==> flow/design.v <==
module two(clk, rst_n, in, valid_in, last_in, out, valid_out, last_out, ready);
	input wire clk, rst_n;
	input wire [32-1:0] in;
	input wire valid_in, last_in;
	output reg [32-1:0] out;
	output reg valid_out, last_out;
	output wire ready;
	reg [32-1:0] buff;
parameter [1:0] IDLE = 2'b00, S0 = 2'b01, S1 = 2'b10, S2 = 2'b11;
	reg [1:0] state;
	reg delay_last;
	wire we;
	wire S0_enable;
	wire S1_enable;
	wire S2_enable;
	wire S0toS1;
	wire S1toS2;
	wire S2toS1, S2toIDLE;
always @(posedge clk) begin
	if (!rst_n) begin
		state <= IDLE;
	end else begin
		case (state)
		IDLE : begin
			if (valid_in) begin
				state <= S0;
			end else begin
				state <= IDLE;
			end
		end
		S0 : begin
			if (S0toS1) begin
				state <= S1;
			end else begin
				state <= S0;
			end
		end
		S1 : begin
			if (S1toS2) begin
				state <= S2;
			end else begin
				state <= S1;
			end
		end
		S2 : begin
			if (S2toIDLE) begin
				state <= IDLE;
			end else if (S2toS1) begin
				state <= S1;
			end else begin
				state <= S2;
			end
		end
		endcase
	end
end
always @(posedge clk) begin
	if (!rst_n) begin
		buff <= 0;
		valid_out <= 0;
		last_out <= 0;
	end else begin
		if (S0_enable) begin
			buff <= in;
			valid_out <= 0;
			last_out <= 0;
		end else if (S1_enable) begin
			out <= (in > buff) ? in : buff;
			valid_out <= 1;
			last_out <= 0;
			buff <= (in > buff) ? buff : in;
		end else if (S2_enable) begin
			out <= buff;
			valid_out <= 1;
			last_out <= (S2toIDLE) ? 1 : 0;
			buff <= (we) ? in : buff;
		end else begin
			valid_out <= 0;
			last_out <= 0;
		end
	end
end
always @(posedge clk) begin
	if (!rst_n) begin
		delay_last <= 0;
	end else begin
		if (last_in) begin
			delay_last <= 1;
		end else if (S2toIDLE) begin
			delay_last <= 0;
		end else begin
			delay_last <= 0;
		end
	end
end
assign ready = (state != IDLE) & valid_in;
assign we = ready;
assign S0_enable = (state == S0) & we;
assign S1_enable = (state == S1) & we;
assign S2_enable = (state == S2);
assign S0toS1 = (state == S0) & we;
assign S1toS2 = (state == S1) & we;
assign S2toS1 = (state == S2) & we & !delay_last;
assign S2toIDLE = (state == S2) & delay_last;
endmodule
module four(clk, rst_n, in, valid_in, last_in, out, valid_out, last_out);
	input wire clk, rst_n;
	input wire [32-1:0] in;
	input wire valid_in, last_in;
	output reg [32-1:0] out;
	output reg valid_out, last_out;
	reg [32-1:0] fifo [4-1:0];
	reg [2-1:0] head;
	reg [1-1:0] tail0, tail1;
parameter [2:0] S0 = 3'b001, S1 = 3'b010, S2 = 3'b011, S3 = 3'b100, S4 = 3'b101;
	reg [2:0] state;
	reg delay_last;
	wire we;	 
	wire S0_enable, S1_enable, S2_enable, S3_enable, S4_enable;
	wire S0toS1;
	wire S1toS2, S1toS3;
	wire S2toS3, S2toS4;
	wire S3toS1, S3toS0;
	wire S4toS1, S4toS0;
	wire [32-1:0] mem0, mem1, mem2, mem3;
always @(posedge clk) begin
	if (!rst_n) begin
		state <= S0;
	end else begin
		case (state)
		S0 : begin
			if (S0toS1) begin
				state <= S1;
			end else begin
				state <= S0;
			end
		end
		S1 : begin
			if (S1toS2) begin
				state <= S2;
			end else if (S1toS3) begin
				state <= S3;
			end else begin
				state <= S1;
			end
		end
		S2 : begin
			if (S2toS3) begin
				state <= S3;
			end else if (S2toS4) begin
				state <= S4;
			end else begin
				state <= S2;
			end
		end
		S3 : begin
			if (S3toS1) begin
				state <= S1;
			end else if (S3toS0) begin
				state <= S0;
			end else begin
				state <= S3;
			end
		end
		S4 : begin
			if (S4toS1) begin
				state <= S1;
			end else if (S4toS0) begin
				state <= S0;
			end else begin
				state <= S4;
			end
		end
		endcase
	end
end
always @(posedge clk) begin
	if (!rst_n) begin
		head <= 0;
		tail0 <= 0;
		tail1 <= 0;
		valid_out <= 0;
		last_out <= 0;
	end else begin
		if (S0_enable) begin
			fifo[head] <= in;
			head <= head + 1;
		end
		else if (S1_enable) begin
			fifo[head] <= (in > fifo[tail0]) ? fifo[tail0] : in;
			out <= (in > fifo[tail0]) ? in : fifo[tail0];
			valid_out <= 1;
			last_out <= 0;
			head <= head + 1;
			tail0 <= (in > fifo[tail0]) ? tail0 : tail0 + 1;
			tail1 <= (in > fifo[tail0]) ? tail1 + 1 : tail1;
		end
		else if (S2_enable) begin
			fifo[head] <= in;
			out <= (fifo[tail1+2] > fifo[tail0]) ? fifo[tail1+2] : fifo[tail0];
			valid_out <= 1;
			last_out <= 0;
			head <= (we) ? head + 1 : head;
			tail0 <= (fifo[tail1+2] > fifo[tail0]) ? tail0 : tail0 + 1;
			tail1 <= (fifo[tail1+2] > fifo[tail0]) ? tail1 + 1 : tail1;
		end
		else if (S3_enable) begin
			fifo[head] <= in;
			out <= fifo[tail0];
			valid_out <= 1;
			last_out <= (S3toS0) ? 1 : 0;
			head <= (we && !delay_last) ? head + 1 : head;
			tail0 <= tail0 + 1;
		end
		else if (S4_enable) begin
			fifo[head] <= in;
			out <= fifo[tail1+2];
			valid_out <= 1;
			last_out <= (S4toS0) ? 1 : 0;
			head <= (we && !delay_last) ? head + 1 : head;
			tail1 <= tail1 + 1;
		end
		else begin
			valid_out <= 0;
			last_out <= 0;
		end
	end
end
always @(posedge clk) begin
	if (!rst_n) begin
		delay_last <= 0;
	end else begin
		if (last_in) begin
			delay_last <= 1;
		end else if (S3toS0 || S4toS0) begin
			delay_last <= 0;
		end else begin
			delay_last <= delay_last;
		end
	end
end
assign we = valid_in;
assign S0_enable = we & (state == S0);
assign S1_enable = (state == S1);
assign S2_enable = (state == S2);
assign S3_enable = (state == S3);
assign S4_enable = (state == S4);
assign S0toS1 = (state == S0) & (head == 1);
assign S1toS2 = (state == S1) & !(in > fifo[tail0]);
assign S1toS3 = (state == S1) & (in > fifo[tail0]) & (tail1 == 1);
assign S2toS3 = (state == S2) & (fifo[tail1+2] > fifo[tail0]) & (tail1 == 1);
assign S2toS4 = (state == S2) & !(fifo[tail1+2] > fifo[tail0]) & (tail0 == 1);
assign S3toS1 = (state == S3) & (tail0 == 1) & !delay_last;
assign S3toS0 = (state == S3) & (tail0 == 1) & delay_last;
assign S4toS1 = (state == S4) & (tail1 == 1) & !delay_last;
assign S4toS0 = (state == S4) & (tail1 == 1) & delay_last;
assign mem0 = fifo[0];
assign mem1 = fifo[1];
assign mem2 = fifo[2];
assign mem3 = fifo[3];
endmodule
module eight(clk, rst_n, in, valid_in, last_in, out, valid_out, last_out);
	input wire clk, rst_n;
	input wire [32-1:0] in;
	input wire valid_in, last_in;
	output reg [32-1:0] out;
	output reg valid_out, last_out;
	reg [32-1:0] fifo [8-1:0];
	reg [3-1:0] head;
	reg [2-1:0] tail0, tail1;
parameter [2:0] S0 = 3'b001, S1 = 3'b010, S2 = 3'b011, S3 = 3'b100, S4 = 3'b101;
	reg [2:0] state;
	reg delay_last;
	wire we;	 
	wire S0_enable, S1_enable, S2_enable, S3_enable, S4_enable;
	wire S0toS1;
	wire S1toS2, S1toS3;
	wire S2toS3, S2toS4;
	wire S3toS1, S3toS0;
	wire S4toS1, S4toS0;
	wire [32-1:0] mem0, mem1, mem2, mem3, mem4, mem5, mem6, mem7;
always @(posedge clk) begin
	if (!rst_n) begin
		state <= S0;
	end else begin
		case (state)
		S0 : begin
			if (S0toS1) begin
				state <= S1;
			end else begin
				state <= S0;
			end
		end
		S1 : begin
			if (S1toS2) begin
				state <= S2;
			end else if (S1toS3) begin
				state <= S3;
			end else begin
				state <= S1;
			end
		end
		S2 : begin
			if (S2toS3) begin
				state <= S3;
			end else if (S2toS4) begin
				state <= S4;
			end else begin
				state <= S2;
			end
		end
		S3 : begin
			if (S3toS1) begin
				state <= S1;
			end else if (S3toS0) begin
				state <= S0;
			end else begin
				state <= S3;
			end
		end
		S4 : begin
			if (S4toS1) begin
				state <= S1;
			end else if (S4toS0) begin
				state <= S0;
			end else begin
				state <= S4;
			end
		end
		endcase
	end
end
always @(posedge clk) begin
	if (!rst_n) begin
		head <= 0;
		tail0 <= 0;
		tail1 <= 0;
		valid_out <= 0;
		last_out <= 0;
	end else begin
		if (S0_enable) begin
			fifo[head] <= in;
			head <= head + 1;
		end
		else if (S1_enable) begin
			fifo[head] <= (in > fifo[tail0]) ? fifo[tail0] : in;
			out <= (in > fifo[tail0]) ? in : fifo[tail0];
			valid_out <= 1;
			last_out <= 0;
			head <= head + 1;
			tail0 <= (in > fifo[tail0]) ? tail0 : tail0 + 1;
			tail1 <= (in > fifo[tail0]) ? tail1 + 1 : tail1;
		end
		else if (S2_enable) begin
			fifo[head] <= in;
			out <= (fifo[tail1+4] > fifo[tail0]) ? fifo[tail1+4] : fifo[tail0];
			valid_out <= 1;
			last_out <= 0;
			head <= (we) ? head + 1 : head;
			tail0 <= (fifo[tail1+4] > fifo[tail0]) ? tail0 : tail0 + 1;
			tail1 <= (fifo[tail1+4] > fifo[tail0]) ? tail1 + 1 : tail1;
		end
		else if (S3_enable) begin
			fifo[head] <= in;
			out <= fifo[tail0];
			valid_out <= 1;
			last_out <= (S3toS0) ? 1 : 0;
			head <= (we && !delay_last) ? head + 1 : head;
			tail0 <= tail0 + 1;
		end
		else if (S4_enable) begin
			fifo[head] <= in;
			out <= fifo[tail1+4];
			valid_out <= 1;
			last_out <= (S4toS0) ? 1 : 0;
			head <= (we && !delay_last) ? head + 1 : head;
			tail1 <= tail1 + 1;
		end
		else begin
			valid_out <= 0;
			last_out <= 0;
		end
	end
end
always @(posedge clk) begin
	if (!rst_n) begin
		delay_last <= 0;
	end else begin
		if (last_in) begin
			delay_last <= 1;
		end else if (S3toS0 || S4toS0) begin
			delay_last <= 0;
		end else begin
			delay_last <= delay_last;
		end
	end
end
assign we = valid_in;
assign S0_enable = we & (state == S0);
assign S1_enable = (state == S1);
assign S2_enable = (state == S2);
assign S3_enable = (state == S3);
assign S4_enable = (state == S4);
assign S0toS1 = (state == S0) & (head == 3);
assign S1toS2 = (state == S1) & !(in > fifo[tail0]);
assign S1toS3 = (state == S1) & (in > fifo[tail0]) & (tail1 == 3);
assign S2toS3 = (state == S2) & (fifo[tail1+4] > fifo[tail0]) & (tail1 == 3);
assign S2toS4 = (state == S2) & !(fifo[tail1+4] > fifo[tail0]) & (tail0 == 3);
assign S3toS1 = (state == S3) & (tail0 == 3) & !delay_last;
assign S3toS0 = (state == S3) & (tail0 == 3) & delay_last;
assign S4toS1 = (state == S4) & (tail1 == 3) & !delay_last;
assign S4toS0 = (state == S4) & (tail1 == 3) & delay_last;
assign mem0 = fifo[0];
assign mem1 = fifo[1];
assign mem2 = fifo[2];
assign mem3 = fifo[3];
assign mem4 = fifo[4];
assign mem5 = fifo[5];
assign mem6 = fifo[6];
assign mem7 = fifo[7];
endmodule
module steen(clk, rst_n, in, valid_in, last_in, out, valid_out, last_out);
	input wire clk, rst_n;
	input wire [32-1:0] in;
	input wire valid_in, last_in;
	output reg [32-1:0] out;
	output reg valid_out, last_out;
	reg [32-1:0] fifo [16-1:0];
	reg [4-1:0] head;
	reg [3-1:0] tail0, tail1;
parameter [2:0] S0 = 3'b001, S1 = 3'b010, S2 = 3'b011, S3 = 3'b100, S4 = 3'b101;
	reg [2:0] state;
	reg delay_last;
	wire we;	 
	wire S0_enable, S1_enable, S2_enable, S3_enable, S4_enable;
	wire S0toS1;
	wire S1toS2, S1toS3;
	wire S2toS3, S2toS4;
	wire S3toS1, S3toS0;
	wire S4toS1, S4toS0;
	wire [32-1:0] mem0, mem1, mem2, mem3, mem4, mem5, mem6, mem7;
always @(posedge clk) begin
	if (!rst_n) begin
		state <= S0;
	end else begin
		case (state)
		S0 : begin
			if (S0toS1) begin
				state <= S1;
			end else begin
				state <= S0;
			end
		end
		S1 : begin
			if (S1toS2) begin
				state <= S2;
			end else if (S1toS3) begin
				state <= S3;
			end else begin
				state <= S1;
			end
		end
		S2 : begin
			if (S2toS3) begin
				state <= S3;
			end else if (S2toS4) begin
				state <= S4;
			end else begin
				state <= S2;
			end
		end
		S3 : begin
			if (S3toS1) begin
				state <= S1;
			end else if (S3toS0) begin
				state <= S0;
			end else begin
				state <= S3;
			end
		end
		S4 : begin
			if (S4toS1) begin
				state <= S1;
			end else if (S4toS0) begin
				state <= S0;
			end else begin
				state <= S4;
			end
		end
		endcase
	end
end
always @(posedge clk) begin
	if (!rst_n) begin
		head <= 0;
		tail0 <= 0;
		tail1 <= 0;
		valid_out <= 0;
		last_out <= 0;
	end else begin
		if (S0_enable) begin
			fifo[head] <= in;
			head <= head + 1;
		end
		else if (S1_enable) begin
			fifo[head] <= (in > fifo[tail0]) ? fifo[tail0] : in;
			out <= (in > fifo[tail0]) ? in : fifo[tail0];
			valid_out <= 1;
			last_out <= 0;
			head <= head + 1;
			tail0 <= (in > fifo[tail0]) ? tail0 : tail0 + 1;
			tail1 <= (in > fifo[tail0]) ? tail1 + 1 : tail1;
		end
		else if (S2_enable) begin
			fifo[head] <= in;
			out <= (fifo[tail1+8] > fifo[tail0]) ? fifo[tail1+8] : fifo[tail0];
			valid_out <= 1;
			last_out <= 0;
			head <= (we) ? head + 1 : head;
			tail0 <= (fifo[tail1+8] > fifo[tail0]) ? tail0 : tail0 + 1;
			tail1 <= (fifo[tail1+8] > fifo[tail0]) ? tail1 + 1 : tail1;
		end
		else if (S3_enable) begin
			fifo[head] <= in;
			out <= fifo[tail0];
			valid_out <= 1;
			last_out <= (S3toS0) ? 1 : 0;
			head <= (we && !delay_last) ? head + 1 : head;
			tail0 <= tail0 + 1;
		end
		else if (S4_enable) begin
			fifo[head] <= in;
			out <= fifo[tail1+8];
			valid_out <= 1;
			last_out <= (S4toS0) ? 1 : 0;
			head <= (we && !delay_last) ? head + 1 : head;
			tail1 <= tail1 + 1;
		end
		else begin
			valid_out <= 0;
			last_out <= 0;
		end
	end
end
always @(posedge clk) begin
	if (!rst_n) begin
		delay_last <= 0;
	end else begin
		if (last_in) begin
			delay_last <= 1;
		end else if (S3toS0 || S4toS0) begin
			delay_last <= 0;
		end else begin
			delay_last <= delay_last;
		end
	end
end
assign we = valid_in;
assign S0_enable = we & (state == S0);
assign S1_enable = (state == S1);
assign S2_enable = (state == S2);
assign S3_enable = (state == S3);
assign S4_enable = (state == S4);
assign S0toS1 = (state == S0) & (head == 7);
assign S1toS2 = (state == S1) & !(in > fifo[tail0]);
assign S1toS3 = (state == S1) & (in > fifo[tail0]) & (tail1 == 7);
assign S2toS3 = (state == S2) & (fifo[tail1+8] > fifo[tail0]) & (tail1 == 7);
assign S2toS4 = (state == S2) & !(fifo[tail1+8] > fifo[tail0]) & (tail0 == 7);
assign S3toS1 = (state == S3) & (tail0 == 7) & !delay_last;
assign S3toS0 = (state == S3) & (tail0 == 7) & delay_last;
assign S4toS1 = (state == S4) & (tail1 == 7) & !delay_last;
assign S4toS0 = (state == S4) & (tail1 == 7) & delay_last;
assign mem0 = fifo[0];
assign mem1 = fifo[1];
assign mem2 = fifo[2];
assign mem3 = fifo[3];
assign mem4 = fifo[4];
assign mem5 = fifo[5];
assign mem6 = fifo[6];
assign mem7 = fifo[7];
endmodule
module thtwo(clk, rst_n, in, valid_in, last_in, out, valid_out, last_out);
	input wire clk, rst_n;
	input wire [32-1:0] in;
	input wire valid_in, last_in;
	output reg [32-1:0] out;
	output reg valid_out, last_out;
	reg [32-1:0] fifo [32-1:0];
	reg [5-1:0] head;
	reg [4-1:0] tail0, tail1;
parameter [2:0] S0 = 3'b001, S1 = 3'b010, S2 = 3'b011, S3 = 3'b100, S4 = 3'b101;
	reg [2:0] state;
	reg delay_last;
	wire we;	 
	wire S0_enable, S1_enable, S2_enable, S3_enable, S4_enable;
	wire S0toS1;
	wire S1toS2, S1toS3;
	wire S2toS3, S2toS4;
	wire S3toS1, S3toS0;
	wire S4toS1, S4toS0;
	wire [32-1:0] mem0, mem1, mem2, mem3, mem4, mem5, mem6, mem7;
always @(posedge clk) begin
	if (!rst_n) begin
		state <= S0;
	end else begin
		case (state)
		S0 : begin
			if (S0toS1) begin
				state <= S1;
			end else begin
				state <= S0;
			end
		end
		S1 : begin
			if (S1toS2) begin
				state <= S2;
			end else if (S1toS3) begin
				state <= S3;
			end else begin
				state <= S1;
			end
		end
		S2 : begin
			if (S2toS3) begin
				state <= S3;
			end else if (S2toS4) begin
				state <= S4;
			end else begin
				state <= S2;
			end
		end
		S3 : begin
			if (S3toS1) begin
				state <= S1;
			end else if (S3toS0) begin
				state <= S0;
			end else begin
				state <= S3;
			end
		end
		S4 : begin
			if (S4toS1) begin
				state <= S1;
			end else if (S4toS0) begin
				state <= S0;
			end else begin
				state <= S4;
			end
		end
		endcase
	end
end
always @(posedge clk) begin
	if (!rst_n) begin
		head <= 0;
		tail0 <= 0;
		tail1 <= 0;
		valid_out <= 0;
		last_out <= 0;
	end else begin
		if (S0_enable) begin
			fifo[head] <= in;
			head <= head + 1;
		end
		else if (S1_enable) begin
			fifo[head] <= (in > fifo[tail0]) ? fifo[tail0] : in;
			out <= (in > fifo[tail0]) ? in : fifo[tail0];
			valid_out <= 1;
			last_out <= 0;
			head <= head + 1;
			tail0 <= (in > fifo[tail0]) ? tail0 : tail0 + 1;
			tail1 <= (in > fifo[tail0]) ? tail1 + 1 : tail1;
		end
		else if (S2_enable) begin
			fifo[head] <= in;
			out <= (fifo[tail1+16] > fifo[tail0]) ? fifo[tail1+16] : fifo[tail0];
			valid_out <= 1;
			last_out <= 0;
			head <= (we) ? head + 1 : head;
			tail0 <= (fifo[tail1+16] > fifo[tail0]) ? tail0 : tail0 + 1;
			tail1 <= (fifo[tail1+16] > fifo[tail0]) ? tail1 + 1 : tail1;
		end
		else if (S3_enable) begin
			fifo[head] <= in;
			out <= fifo[tail0];
			valid_out <= 1;
			last_out <= (S3toS0) ? 1 : 0;
			head <= (we && !delay_last) ? head + 1 : head;
			tail0 <= tail0 + 1;
		end
		else if (S4_enable) begin
			fifo[head] <= in;
			out <= fifo[tail1+16];
			valid_out <= 1;
			last_out <= (S4toS0) ? 1 : 0;
			head <= (we && !delay_last) ? head + 1 : head;
			tail1 <= tail1 + 1;
		end
		else begin
			valid_out <= 0;
			last_out <= 0;
		end
	end
end
always @(posedge clk) begin
	if (!rst_n) begin
		delay_last <= 0;
	end else begin
		if (last_in) begin
			delay_last <= 1;
		end else if (S3toS0 || S4toS0) begin
			delay_last <= 0;
		end else begin
			delay_last <= delay_last;
		end
	end
end
assign we = valid_in;
assign S0_enable = we & (state == S0);
assign S1_enable = (state == S1);
assign S2_enable = (state == S2);
assign S3_enable = (state == S3);
assign S4_enable = (state == S4);
assign S0toS1 = (state == S0) & (head == 15);
assign S1toS2 = (state == S1) & !(in > fifo[tail0]);
assign S1toS3 = (state == S1) & (in > fifo[tail0]) & (tail1 == 15);
assign S2toS3 = (state == S2) & (fifo[tail1+16] > fifo[tail0]) & (tail1 == 15);
assign S2toS4 = (state == S2) & !(fifo[tail1+16] > fifo[tail0]) & (tail0 == 15);
assign S3toS1 = (state == S3) & (tail0 == 15) & !delay_last;
assign S3toS0 = (state == S3) & (tail0 == 15) & delay_last;
assign S4toS1 = (state == S4) & (tail1 == 15) & !delay_last;
assign S4toS0 = (state == S4) & (tail1 == 15) & delay_last;
assign mem0 = fifo[0];
assign mem1 = fifo[1];
assign mem2 = fifo[2];
assign mem3 = fifo[3];
assign mem4 = fifo[4];
assign mem5 = fifo[5];
assign mem6 = fifo[6];
assign mem7 = fifo[7];
endmodule
module top(clk, rst_n, in, valid_in, last_in, out, valid_out, last_out, ready);
	input wire clk, rst_n;
	input wire [32-1:0] in;
	input wire valid_in, last_in;
	output wire [32-1:0] out;
	output wire valid_out, last_out;
	output wire ready;
	wire [32-1:0] out0, out1, out2, out3;
	wire valid_out0, valid_out1, valid_out2, valid_out3;
	wire last_out0, last_out1, last_out2, last_out3;
two tw0(.clk(clk), .rst_n(rst_n), .in(in), .valid_in(valid_in), .last_in(last_in), .out(out0), .valid_out(valid_out0), .last_out(last_out0), .ready(ready));
four f0(.clk(clk), .rst_n(rst_n), .in(out0), .valid_in(valid_out0), .last_in(last_out0), .out(out1), .valid_out(valid_out1), .last_out(last_out1));
eight e0(.clk(clk), .rst_n(rst_n), .in(out1), .valid_in(valid_out1), .last_in(last_out1), .out(out2), .valid_out(valid_out2), .last_out(last_out2));
steen s0(.clk(clk), .rst_n(rst_n), .in(out2), .valid_in(valid_out2), .last_in(last_out2), .out(out3), .valid_out(valid_out3), .last_out(last_out3));
thtwo t0(.clk(clk), .rst_n(rst_n), .in(out3), .valid_in(valid_out3), .last_in(last_out3), .out(out), .valid_out(valid_out), .last_out(last_out));
endmodule
Memo
Re: synthesis data of top

== Tool chain data of top ==
Tool output for the design above before and after an edit, in the order of the flow.
"before" refers to lines of the RTL above, "after" to lines of the edited file.
"difference" is "after" less "before", of the values as shown; "relative change" is that difference over "before", in percent.
Cell names lack the library's common part.
Not given: --
Set-up
  top: top
  clock: clk
  cell library: sky130hd
  timing corner: tt_025C_1v80

== The edit ==
Unified diff, file above to edited file.
The edited RTL no longer does the same as the RTL above: the edit was made by script, with no optimisation intended.
begin of diff
@@ -752,5 +752,13 @@
 two tw0(.clk(clk), .rst_n(rst_n), .in(in), .valid_in(valid_in), .last_in(last_in), .out(out0), .valid_out(valid_out0), .last_out(last_out0), .ready(ready));
 four f0(.clk(clk), .rst_n(rst_n), .in(out0), .valid_in(valid_out0), .last_in(last_out0), .out(out1), .valid_out(valid_out1), .last_out(last_out1));
-eight e0(.clk(clk), .rst_n(rst_n), .in(out1), .valid_in(valid_out1), .last_in(last_out1), .out(out2), .valid_out(valid_out2), .last_out(last_out2));
+wire valid_out2_p, valid_out2_n;
+wire last_out2_p, last_out2_n;
+wire [32-1:0] out2_p, out2_n;
+eight e0(.clk(clk), .rst_n(rst_n), .in(out1), .valid_in(valid_out1), .last_in(last_out1), .out(out2_p), .valid_out(valid_out2_p), .last_out(last_out2_p));
+eight e0_x (.clk(clk), .rst_n(rst_n), .in(out1), .valid_in(~valid_out1), .last_in(last_out1),
+    .out(out2_n), .valid_out(valid_out2_n), .last_out(last_out2_n));
+assign valid_out2 = valid_out2_p ^ valid_out2_n;
+assign last_out2 = last_out2_p ^ last_out2_n;
+assign out2 = out2_p ^ out2_n;
 steen s0(.clk(clk), .rst_n(rst_n), .in(out2), .valid_in(valid_out2), .last_in(last_out2), .out(out3), .valid_out(valid_out3), .last_out(last_out3));
 thtwo t0(.clk(clk), .rst_n(rst_n), .in(out3), .valid_in(valid_out3), .last_in(last_out3), .out(out), .valid_out(valid_out), .last_out(last_out));
end of diff

== Word level ==
Counts by Yosys on the flattened word-level netlist (proc, flatten, opt, wreduce; memories kept). Print and check cells are left out. Cells with the same type and inputs are merged into one.
Memory sizes are those after Yosys's memory passes, which may raise the word count (mostly to a power of two), join words into wider ones and drop unused or constant bits.
Cells by class
  add/sub/neg operators: before 16, after 20, difference +4, relative change +25.00%
  $lt $le $gt $ge: before 9, after 11, difference +2, relative change +22.22%
  equal/unequal tests: before 58, after 72, difference +14, relative change +24.14%
  mux-type cells: before 386, after 478, difference +92, relative change +23.83%
  bitwise operators: before 89, after 113, difference +24, relative change +26.97%
  reductions and logical operators: before 70, after 85, difference +15, relative change +21.43%
Operators with widths
  two-way mux 1 bit: before 144, after 175, difference +31, relative change +21.53%
  two-way mux 32 bit: before 132, after 163, difference +31, relative change +23.48%
  bitwise AND 1 bit: before 66, after 81, difference +15, relative change +22.73%
  two-way mux 3 bit: before 52, after 67, difference +15, relative change +28.85%
  two-way mux 2 bit: before 26, after 40, difference +14, relative change +53.85%
  OR 1 bit: before 16, after 20, difference +4, relative change +25.00%
  logical NOT 1 bit: before 13, after 16, difference +3, relative change +23.08%
  equality test 3 x 2 -> 1 bit (second input constant): before 9, after 12, difference +3, relative change +33.33%
  equality test 3 bit (second input constant): before 10, after 12, difference +2, relative change +20.00%
  nonzero test 3 bit: before 10, after 12, difference +2, relative change +20.00%
  greater-than comparator 32 bit: before 9, after 11, difference +2, relative change +22.22%
  != test 2 bit (second input constant): before 8, after 10, difference +2, relative change +25.00%
  != test 3 x 2 -> 1 bit (second input constant): before 8, after 10, difference +2, relative change +25.00%
  nonzero test 5 bit: before 8, after 10, difference +2, relative change +25.00%
  NOT 1 bit: before 7, after 9, difference +2, relative change +28.57%
  equality test 2 bit (second input constant): before 4, after 6, difference +2, relative change +50.00%
  adder 2 x 1 -> 2 bit (second input constant): before 3, after 5, difference +2, relative change +66.67%
  bitwise XOR 1 bit: before 0, after 2, difference +2
  AND reduction 3 bit: before 6, after 7, difference +1, relative change +16.67%
  nonzero test 2 bit: before 6, after 7, difference +1, relative change +16.67%
  equality test 3 x 1 -> 1 bit (second input constant): before 4, after 5, difference +1, relative change +25.00%
  logical AND 1 bit: before 4, after 5, difference +1, relative change +25.00%
  logical OR 1 bit: before 4, after 5, difference +1, relative change +25.00%
  != test 3 x 1 -> 1 bit (second input constant): before 4, after 5, difference +1, relative change +25.00%
  parallel mux 3 bit (select 5 bit): before 4, after 5, difference +1, relative change +25.00%
  AND reduction 2 bit: before 4, after 5, difference +1, relative change +25.00%
  AND reduction 4 bit: before 4, after 5, difference +1, relative change +25.00%
  AND reduction 5 bit: before 4, after 5, difference +1, relative change +25.00%
Operator kinds equal on both sides are left out: 18.
Not every row of either side is listed.
Storage and ports
  flip-flop bits (word level): before 255, after 300, difference +45, relative change +17.65%
  memory bits (writable): before 1920, after 2176, difference +256, relative change +13.33%
  clocked read ports x word width: before 128, after 160, difference +32, relative change +25.00%
  memories: before 4, after 5, difference +1, relative change +25.00%
  input bits: before 36, after 36, difference 0, relative change 0.00%
  output and inout port bits: before 35, after 35, difference 0, relative change 0.00%
  elaborated cells: before 670, after 830, difference +160, relative change +23.88%
Memory list
  shape (words x width / read and write ports): before t0.fifo 32x32 r2 w1; s0.fifo 16x32 r2 w1; e0.fifo 8x32 r2 w1; f0.fifo 4x32 r2 w1, after t0.fifo 32x32 r2 w1; s0.fifo 16x32 r2 w1; e0.fifo 8x32 r2 w1; e0_x.fifo 8x32 r2 w1; f0.fifo 4x32 r2 w1

== Depth ==
Yosys ltp: most cells in a row. Word level: on the elaborated netlist, between registers, memories and ports. Mapped: between sequential cells and ports; inverters and the memories' decode and read muxes count.
Depth
  depth after elaboration: before 9, after 10, difference +1, relative change +11.11%
  ABC_AREA: before 0, after 0
  depth in mapped cells: before 16, after 16, difference 0, relative change 0.00%

== After synthesis ==
Yosys stat after the flow's synthesis: flattened, memories mapped to cells. It holds for the ABC_AREA given above (unset counts as 0); a run with the other value may have another netlist.
Cells by type
  edfxtp_1: before 2080, after 2368, difference +288, relative change +13.85%
  nand2_1: before 234, after 366, difference +132, relative change +56.41%
  mux2_2: before 133, after 232, difference +99, relative change +74.44%
  inv_1: before 166, after 264, difference +98, relative change +59.04%
  o21ai_0: before 221, after 149, difference -72, relative change -32.58%
  ha_1: before 311, after 379, difference +68, relative change +21.86%
  mux4_2: before 512, after 575, difference +63, relative change +12.30%
  mux2_4: before 60, after 0, difference -60, relative change -100.00%
  a22oi_1: before 35, after 86, difference +51, relative change +145.71%
  a22o_1: before 0, after 41, difference +41
  o211ai_1: before 13, after 52, difference +39, relative change +300.00%
  nor2b_1: before 63, after 30, difference -33, relative change -52.38%
  nor2_1: before 140, after 172, difference +32, relative change +22.86%
  o31ai_1: before 35, after 3, difference -32, relative change -91.43%
  a21o_1: before 31, after 63, difference +32, relative change +103.23%
  mux2i_1: before 185, after 216, difference +31, relative change +16.76%
  and2_1: before 41, after 13, difference -28, relative change -68.29%
  xnor2_1: before 9, after 37, difference +28, relative change +311.11%
Cell types equal on both sides are left out: 9.
Not every row of either side is listed.
Synthesis totals
  cells in the netlist: before 5194, after 6038, difference +844, relative change +16.25%
  mapped area (µm²): before 93861.3, after 107403.0, difference +13541.7, relative change +14.43%
  sequential part of the area (µm²): before 64722.1, after 73710.7, difference +8988.6, relative change +13.89%
  flip-flops: before 2193, after 2498, difference +305, relative change +13.91%
The figures by module come from a second, unflattened synthesis with its own total; it is not the netlist above.
Unflattened totals
  cells (unflattened synthesis): before 5250, after 6191, difference +941, relative change +17.92%
  area (unflattened synthesis) (µm²): before 94919.8, after 109404.9, difference +14485.1, relative change +15.26%
Rows give one instance, submodules left out.
Modules, before
  thtwo: times used 1, cells 1976, area 43471.7 µm², sequential area 32210.9 µm²
  steen: times used 1, cells 1333, area 24233.2 µm², sequential area 16756.1 µm²
  eight: times used 1, cells 895, area 14014.7 µm², sequential area 8988.6 µm²
  four: times used 1, cells 701, area 9547.9 µm², sequential area 5064.9 µm²
  two: times used 1, cells 345, area 3652.3 µm², sequential area 1701.6 µm²
  top: times used 1, cells 0, area 0.0 µm², sequential area 0.0 µm²
Modules, after
  thtwo: times used 1, cells 1987, area 43640.6 µm², sequential area 32210.9 µm²
  eight: times used 2, cells 895, area 14014.7 µm², sequential area 8988.6 µm²
  steen: times used 1, cells 1333, area 24233.2 µm², sequential area 16756.1 µm²
  four: times used 1, cells 701, area 9547.9 µm², sequential area 5064.9 µm²
  two: times used 1, cells 345, area 3652.3 µm², sequential area 1701.6 µm²
  top: times used 1, cells 35, area 301.5 µm², sequential area 0.0 µm²

== Timing after synthesis ==
Path of least setup slack by OpenSTA after synthesis, without wires, with an ideal clock, recovery checks aside; 20% of the period is set as input and as output delay. Where synthesis merged equal registers, the netlist keeps one of their names.
Path after synthesis
  path kind: before reg2reg, after reg2reg
  start point: before register (name not given), after register (name not given)
  end point: before memory t0.fifo[0][31], after memory t0.fifo[0][31]
  clock period (ns): before 8.0, after 8.0, difference 0.0, relative change 0.00%
  library setup time (ns): before 0.454, after 0.454, difference 0.000
  launch time at the first pin (ns): before 0.000, after 0.000, difference 0.000
  arrival time (ns): before 5.389, after 5.258, difference -0.131, relative change -2.43%
  required time (ns): before 7.546, after 7.546, difference 0.000, relative change 0.00%
  path slack (ns): before 2.157, after 2.287, difference +0.130
  delay of the path (ns): before 5.843, after 5.712, difference -0.131, relative change -2.24%
  driving pins on the path: before 16, after 16, difference 0, relative change 0.00%
  period reached after synthesis (ns): before 5.843, after 5.713, difference -0.130, relative change -2.22%
"delay of the path" = arrival - input delay + setup time.
"driving pins on the path" counts driving pins, that of a launching flip-flop among them; a cell with two outputs on the path counts twice.
"period reached after synthesis" = period - worst setup slack (recovery checks aside). The figure is calculated, with input and output delays left at 20% of the set period.
Between the ends, after synthesis, before
  path through: dfxtp_1 buf_2 buf_1 mux4_2 mux4_2 inv_1 ha_1 and4_1 and4bb_1 a211o_1 o22ai_1 o21ai_1 or2_2 buf_2 clkbuf_1 o21ai_0
RTL lines, path after synthesis, before
  end: declaration: RTL line 588  | reg [32-1:0] fifo [32-1:0];
before: Chain of elaborated cells between the ends: none given.
Between the ends, after synthesis, after
  path through: dfxtp_1 buf_2 buf_1 mux4_2 mux4_2 inv_1 ha_1 nand4_1 nor3_1 a21boi_0 o41a_1 o211a_1 clkbuf_1 nand3_1 clkbuf_1 o21ai_0
RTL lines, path after synthesis, after
  end: declaration: RTL line 588  | reg [32-1:0] fifo [32-1:0];
after: Chain of elaborated cells between the ends: none given.

== Path in the finished layout ==
From the final timing report of the runs of set A: the path of least setup slack in the routed layout; clock arrival at registers is part of the times.
Path post-layout
  path kind: before reg2reg, after reg2reg
  start point: before register (name not given), after register (name not given)
  end point: before memory t0.fifo[22][19], after memory t0.fifo[2][24]
  clock period (ns): before 8.0, after 8.0, difference 0.0, relative change 0.00%
  library setup time (ns): before 0.16, after 0.16, difference 0.00
  launch time at the first pin (ns): before 0.89, after 0.90, difference +0.01, relative change +1.12%
  arrival time (ns): before 6.75, after 7.10, difference +0.35, relative change +5.19%
  required time (ns): before 8.73, after 8.77, difference +0.04, relative change +0.46%
  path slack (ns): before 1.99, after 1.67, difference -0.32
  driving pins on the path: before 14, after 15, difference +1, relative change +7.14%
Between the ends, post-layout, before
  path through: dfxtp_4 buf_4 mux4_2 mux4_2 inv_1 ha_1 and4_1 and4bb_1 a211o_1 o22ai_1 o21ai_1 or2_2 o21ai_1 buf_4
RTL lines, path post-layout, before
  end: declaration: RTL line 588  | reg [32-1:0] fifo [32-1:0];
before: Chain of elaborated cells between the ends: none given.
Between the ends, post-layout, after
  path through: dfxtp_4 buf_12 mux4_2 mux4_2 inv_1 ha_1 nand4_1 nor3_1 a21boi_0 o41a_1 o211a_2 nand3_4 buf_4 o21ai_2 buf_4
RTL lines, path post-layout, after
  end: declaration: RTL line 588  | reg [32-1:0] fifo [32-1:0];
after: Chain of elaborated cells between the ends: none given.

== Measured runs ==
Both versions went through the flow (Yosys, OpenROAD) with the same settings in each pair. Constraints: input delay and output delay 20% of the set period each, output load 0.01 pF.
Flow settings, set A
  CORE_UTILIZATION: 40
  period_ns: 8.0
  CAP_MARGIN: 20
  CORE_MARGIN: 2
  SLEW_MARGIN: 20
Results, set A
  mapped cell area after synthesis (µm²): before 93861.3, after 107403.0, difference +13541.7, relative change +14.43%
  area inside the die boundary (µm²): before 238544.0, after 272667.0, difference +34123.0, relative change +14.30%
  standard-cell area after layout (µm²): before 106830.0, after 122232.0, difference +15402.0, relative change +14.42%
  utilization of the finished layout (%): before 45.9, after 45.7, difference -0.2
  worst slack on setup checks (ns): before 1.989, after 1.665, difference -0.324
  total negative slack (ns): before 0.000, after 0.000, difference 0.000
  post-route worst hold slack (ns): before 0.428, after 0.474, difference +0.046
  power consumption (W): before 0.023693, after 0.028095, difference +0.004402, relative change +18.58%
  achieved clock period (ns): before 6.011, after 6.335, difference +0.324, relative change +5.39%
Flow settings, set B
  ABC_AREA: 0
  CELL_PAD_IN_SITES_GLOBAL_PLACEMENT: 2
  CORE_ASPECT_RATIO: 0.82
  CORE_UTILIZATION: 31
  CTS_CLUSTER_SIZE: 55
  GPL_TIMING_DRIVEN: 0
  PLACE_DENSITY: 0.89
  SETUP_SLACK_MARGIN: 1.15
  TNS_END_PERCENT: 25
  period_ns: 10.6
  CAP_MARGIN: 20
  CORE_MARGIN: 2
  SLEW_MARGIN: 20
Results, set B
  mapped cell area after synthesis (µm²): before 93861.3, after 107403.0, difference +13541.7, relative change +14.43%
  area inside the die boundary (µm²): before 307217.0, after 351210.0, difference +43993.0, relative change +14.32%
  standard-cell area after layout (µm²): before 109080.0, after 125026.0, difference +15946.0, relative change +14.62%
  utilization of the finished layout (%): before 36.3, after 36.3, difference 0.0
  worst slack on setup checks (ns): before 3.439, after 2.206, difference -1.233
  total negative slack (ns): before 0.000, after 0.000, difference 0.000
  post-route worst hold slack (ns): before 0.474, after 0.475, difference +0.001
  power consumption (W): before 0.017293, after 0.020476, difference +0.003183, relative change +18.41%
  achieved clock period (ns): before 7.161, after 8.394, difference +1.233, relative change +17.22%
"achieved clock period" means the clock period less the worst setup slack. The figure is calculated, with input and output delays left at 20% of the set period.
By "power consumption" is meant OpenSTA's value without simulated activity: inputs other than the clock are taken to toggle once in ten clock periods, and the tool carries that through the logic.
